==> flow/design.v <==
module dual_port_ram #(
  parameter DATA_WIDTH = 8,
  parameter ADDR_WIDTH = 6
)(
  input logic clk,
  input logic rst,
  input logic [DATA_WIDTH-1 : 0] data1,
  input logic [ADDR_WIDTH-1 : 0] addr1,
  input logic enable1,
  input logic [DATA_WIDTH-1 : 0] data2,
  input logic [ADDR_WIDTH-1 : 0] addr2,
  input logic enable2,
  output logic [DATA_WIDTH-1 : 0] q1,
  output logic [DATA_WIDTH-1 : 0] q2
);
  logic [DATA_WIDTH-1 : 0] ram[0 : 2**(ADDR_WIDTH)-1];
  always@(posedge clk) begin
    if(rst) begin
      q1 <= 0;
      q2 <= 0;
    end else begin
      if (enable1) begin
        ram[addr1] <= data1;
      end else begin
        q1 <= ram[addr1];
      end 
      if (enable2) begin
        ram[addr2] <= data2;
      end else begin
        q2 <= ram[addr2];
      end 
    end 
  end
endmodule
== Tool chain data of dual_port_ram ==
The steps from the RTL of dual_port_ram to its reports follow in flow order.
Line numbers count from 1 in the design file above.
Operators carry their Yosys type and port widths (W data, S select, Z words).
Cell names lack the library's common part.
Not given: n/a
Inputs
  design top: dual_port_ram
  clock port: clk
  library: sky130hd
  corner: tt_025C_1v80

== Word-level counts ==
Counts by Yosys on the flattened word-level netlist (proc, flatten, opt, wreduce; memories kept). Register bits leave out memories and registers merged into their read ports (data or address); mux counts leave out enables and synchronous resets folded into registers. Print and check cells are left out. Cells with the same type and inputs are merged into one.
Yosys's memory passes give these memory sizes; they may raise the number of words (mostly to a power of two), join words into wider ones and drop unused or constant bits.
Word-level totals
  elaborated cells: 15
  clocked read ports x word width: 16
  memories: 1
  input port bits: 32
  memory bits (writable): 512
  register bits: 0
  output and inout bits: 16
Memory list
  ram: depth 64, width 8, read ports 2, write ports 2, RTL line 16  | logic [DATA_WIDTH-1 : 0] ram[0 : 2**(ADDR_WIDTH)-1];
Cells by class
  reductions and logical operators: 2
  muxes and demuxes: 12
Operators by type and width (number)
  $mux W8: 4
  $mux W6: 4
  $mux W1: 4
  $logic_not A1 Y1: 2

== Logic depth ==
Yosys ltp: most cells in a row. Word level: on the elaborated netlist, between registers, memories and ports. Mapped: between sequential cells and ports; inverters and the memories' decode and read muxes count.
Depth
  word-level depth: 2
  ABC_AREA: 0
  depth in mapped cells: 10
  gate-level depth less buffers: 6

== After synthesis ==
Yosys stat after the flow's synthesis: flattened, memories mapped to cells. It holds for the ABC_AREA given above (unset counts as 0); a run with the other value may have another netlist.
Cells by type
  edfxtp_1: number 512, total area 1.54E+04 um^2
  mux2_2: number 561, total area 6.32E+03 um^2
  mux4_2: number 67, total area 1.51E+03 um^2
  a221oi_1: number 130, total area 1.14E+03 um^2
  mux2i_1: number 93, total area 930.893 um^2
  clkbuf_1: number 156, total area 585.562 um^2
  a22oi_1: number 71, total area 533.011 um^2
  o21ai_0: number 80, total area 400.384 um^2
  o22ai_1: number 62, total area 387.872 um^2
  buf_2: number 71, total area 355.341 um^2
  nand2_1: number 94, total area 352.838 um^2
  a21oi_1: number 70, total area 350.336 um^2
  dfxtp_1: number 16, total area 320.307 um^2
  mux2_1: number 26, total area 292.781 um^2
  nor2_1: number 72, total area 270.259 um^2
  a221o_1: number 24, total area 240.23 um^2
  a22o_1: number 22, total area 192.685 um^2
  nor2_2: number 29, total area 181.424 um^2
Other cell types: 59; their cells: 288.
Synthesis totals
  cell count: 2444
  sequential area: 15695.1 um^2
  flip-flops: 528
  buffers: 281
  cell area after synthesis: 31844.3 um^2

== Worst setup path after synthesis ==
Source: OpenSTA report_checks on the synthesized netlist (no wires, ideal clock, input and output delay 20% of the period each), path of least setup slack; recovery checks are left aside. Register names are those of the netlist, which keeps one name where synthesis merged equal registers.
Path post-synthesis
  path type: input -> register
  start: input port enable1
  end: memory ram[3][0]
  arrival time: 3.723 ns
  path buffers: 1
  input delay: 2.000 ns
  setup time: 0.388 ns
  driving pins on the path: 5
  clock period: 10.0 ns
  delay of the path: 2.111 ns
  required time: 9.612 ns
  time at the first pin: 2.000 ns
  slack: 5.889 ns
  period reached after synthesis: 4.111 ns
"delay of the path" is the arrival time less input delay plus setup time.
"driving pins on the path": output pins that drive a net of the path, with the launching flip-flop's if there is one; two outputs of one cell count as two.
"period reached after synthesis" = period - worst setup slack (recovery checks aside). The figure is calculated, with input and output delays left at 20% of the set period.
Between the ends stands the longest chain of elaborated cells between them, by number of cells; it is not shown to be the way that was timed. Of several equally long chains one is given.
A line is the first line of the expression or statement that the cell stems from. Yosys adds cells for indexed reads and writes and turns some case tables into memories.
The path ends at the enable pin of a flip-flop; only ways to that pin are counted.
On the way, post-synthesis
  cells stage by stage: buf_2 clkinv_1 nor2_1 nand3_1 o32ai_1
  length of the longest elaborated chain: 2
  elaborated cells between the ends (all ways): 4
  source lines of those cells: 2
  those cells by class: 4 x mux
RTL lines, path post-synthesis
  start, declared: RTL line 9  | input logic enable1,
  $mux W6: RTL line 22  | if (enable1) begin
  $mux W6: RTL line 18  | if(rst) begin
  end, declared: RTL line 16  | logic [DATA_WIDTH-1 : 0] ram[0 : 2**(ADDR_WIDTH)-1];

== Worst path after layout ==
From the final timing report of stored run 1: the path of least setup slack in the routed layout; clock arrival at registers is part of the times.
Path after layout
  path type: input -> register
  start: input port addr1[2]
  end: memory ram[23][0]
  driving pins on the path: 8
  slack: 2.97 ns
  clock period: 10.0 ns
  input delay: 2.00 ns
  required time: 10.34 ns
  path buffers: 6
  setup time: 0.31 ns
  time at the first pin: 2.00 ns
  arrival time: 7.37 ns
Between the ends stands the longest chain of elaborated cells between them, by number of cells; it is not shown to be the way that was timed. Of several equally long chains one is given.
On the way, after layout
  cells stage by stage: clkdlybuf4s50_1 buf_6 buf_4 buf_2 buf_2 buf_2 nand3_1 o22ai_1
  length of the longest elaborated chain: 2
  elaborated cells between the ends (all ways): 2
  source lines of those cells: 2
  those cells by class: 2 x mux
RTL lines, path after layout
  start, declared: RTL line 8  | input logic [ADDR_WIDTH-1 : 0] addr1,
  $mux W6: RTL line 22  | if (enable1) begin
  $mux W6: RTL line 18  | if(rst) begin
  end, declared: RTL line 16  | logic [DATA_WIDTH-1 : 0] ram[0 : 2**(ADDR_WIDTH)-1];

Module dual_port_ram, platform sky130hd: 3 stored runs of the flow (Yosys, OpenROAD) with differing settings, in no particular order. Input and output delays are each 20% of the period that was set; the output load is 0.01 pF.
"achieved clock period (ns)" is the run's clock period less its worst setup slack. It is reckoned from that one timing run; input and output delays stay at 20% of the period that was set.
"worst setup path time (ns)": the worst setup path's part of the clock period (all of it between registers, 20% less for each end at a port) less its slack. A launch clock that arrives late makes it longer, a capture clock that arrives late makes it shorter.
"finish__power__total" rests on the timing tool's default activity at the inputs, not on a simulated workload.

Flow files of stored run 1
==> flow/run.sh <==
#!/bin/bash
# the make line also repeats the synthesis and layout settings of config.mk as NAME=value (left out here)
make -C /OpenROAD-flow-scripts/flow DESIGN_CONFIG=/design/flow/config.mk WORK_HOME=/design/flow/orfs CLKGATE_MAP_FILE= finish
==> flow/config.mk <==
export PLATFORM = sky130hd
export DESIGN_NAME = dual_port_ram
export DESIGN_NICKNAME = dual_port_ram
export VERILOG_FILES = /design/flow/design.v
export SDC_FILE = /design/flow/constraint.sdc
export NUM_CORES = 4
export LEC_CHECK = 0
export CAP_MARGIN = 20
export CELL_PAD_IN_SITES_DETAIL_PLACEMENT = 2
export CELL_PAD_IN_SITES_GLOBAL_PLACEMENT = 1
export CORE_ASPECT_RATIO = 0.7
export CORE_MARGIN = 8
export CORE_UTILIZATION = 30
export CTS_CLUSTER_DIAMETER = 254
export CTS_CLUSTER_SIZE = 88
export GPL_ROUTABILITY_DRIVEN = 1
export GPL_TIMING_DRIVEN = 0
export MAX_ROUTING_LAYER = met5
export PLACE_DENSITY_LB_ADDON = 0.07
export SLEW_MARGIN = 10
export TNS_END_PERCENT = 50
==> flow/constraint.sdc <==
create_clock -name core_clock -period 10.0 [get_ports {clk}]
set_input_delay 2.0000 -clock core_clock [delete_from_list [all_inputs] [get_ports {clk}]]
set_output_delay 2.0000 -clock core_clock [all_outputs]
set_load 0.01 [all_outputs]

report of stored run 1
yosys chip area after synthesis (um^2): 31844.3
finish__design__die__area: 116995.0
finish__design__instance__area__stdcell: 35064.9
finish__design__instance__utilization: 0.3317
finish__timing__setup__ws: 2.974
finish__timing__setup__tns: 0.000
finish__timing__hold__ws: 0.567
finish__power__total: 4.392e-03
achieved clock period (ns): 7.026
worst setup path time (ns): 5.03
worst setup path kind: input -> register

Flow files of stored run 2
==> flow/run.sh <==
#!/bin/bash
# the make line also repeats the synthesis and layout settings of config.mk as NAME=value (left out here)
make -C /OpenROAD-flow-scripts/flow DESIGN_CONFIG=/design/flow/config.mk WORK_HOME=/design/flow/orfs CLKGATE_MAP_FILE= finish
==> flow/config.mk <==
export PLATFORM = sky130hd
export DESIGN_NAME = dual_port_ram
export DESIGN_NICKNAME = dual_port_ram
export VERILOG_FILES = /design/flow/design.v
export SDC_FILE = /design/flow/constraint.sdc
export NUM_CORES = 4
export LEC_CHECK = 0
export CAP_MARGIN = 20
export CORE_MARGIN = 2
export CORE_UTILIZATION = 30
export SETUP_SLACK_MARGIN = 1.09
export SLEW_MARGIN = 20
==> flow/constraint.sdc <==
create_clock -name core_clock -period 5.44 [get_ports {clk}]
set_input_delay 1.0880 -clock core_clock [delete_from_list [all_inputs] [get_ports {clk}]]
set_output_delay 1.0880 -clock core_clock [all_outputs]
set_load 0.01 [all_outputs]

report of stored run 2
yosys chip area after synthesis (um^2): 31844.3
finish__design__die__area: 108771.0
finish__design__instance__area__stdcell: 35959.5
finish__design__instance__utilization: 0.3416
finish__timing__setup__ws: 1.522
finish__timing__setup__tns: 0.000
finish__timing__hold__ws: 0.626
finish__power__total: 9.963e-03
achieved clock period (ns): 3.918
worst setup path time (ns): 2.83
worst setup path kind: input -> register

Flow files of stored run 3
==> flow/run.sh <==
#!/bin/bash
# the make line also repeats the synthesis and layout settings of config.mk as NAME=value (left out here)
make -C /OpenROAD-flow-scripts/flow DESIGN_CONFIG=/design/flow/config.mk WORK_HOME=/design/flow/orfs CLKGATE_MAP_FILE= finish
==> flow/config.mk <==
export PLATFORM = sky130hd
export DESIGN_NAME = dual_port_ram
export DESIGN_NICKNAME = dual_port_ram
export VERILOG_FILES = /design/flow/design.v
export SDC_FILE = /design/flow/constraint.sdc
export NUM_CORES = 4
export LEC_CHECK = 0
export CAP_MARGIN = 20
export CORE_MARGIN = 6
export CORE_UTILIZATION = 30
export GPL_ROUTABILITY_DRIVEN = 0
export MAX_ROUTING_LAYER = met5
export SLEW_MARGIN = 10
export TNS_END_PERCENT = 50
==> flow/constraint.sdc <==
create_clock -name core_clock -period 10.0 [get_ports {clk}]
set_input_delay 2.0000 -clock core_clock [delete_from_list [all_inputs] [get_ports {clk}]]
set_output_delay 2.0000 -clock core_clock [all_outputs]
set_load 0.01 [all_outputs]

report of stored run 3
yosys chip area after synthesis (um^2): 31844.3
finish__design__die__area: 114112.0
finish__design__instance__area__stdcell: 35167.5
finish__design__instance__utilization: 0.3369
finish__timing__setup__ws: 4.439
finish__timing__setup__tns: 0.000
finish__timing__hold__ws: 0.631
finish__power__total: 5.298e-03
achieved clock period (ns): 5.561
worst setup path time (ns): 3.56
worst setup path kind: input -> register
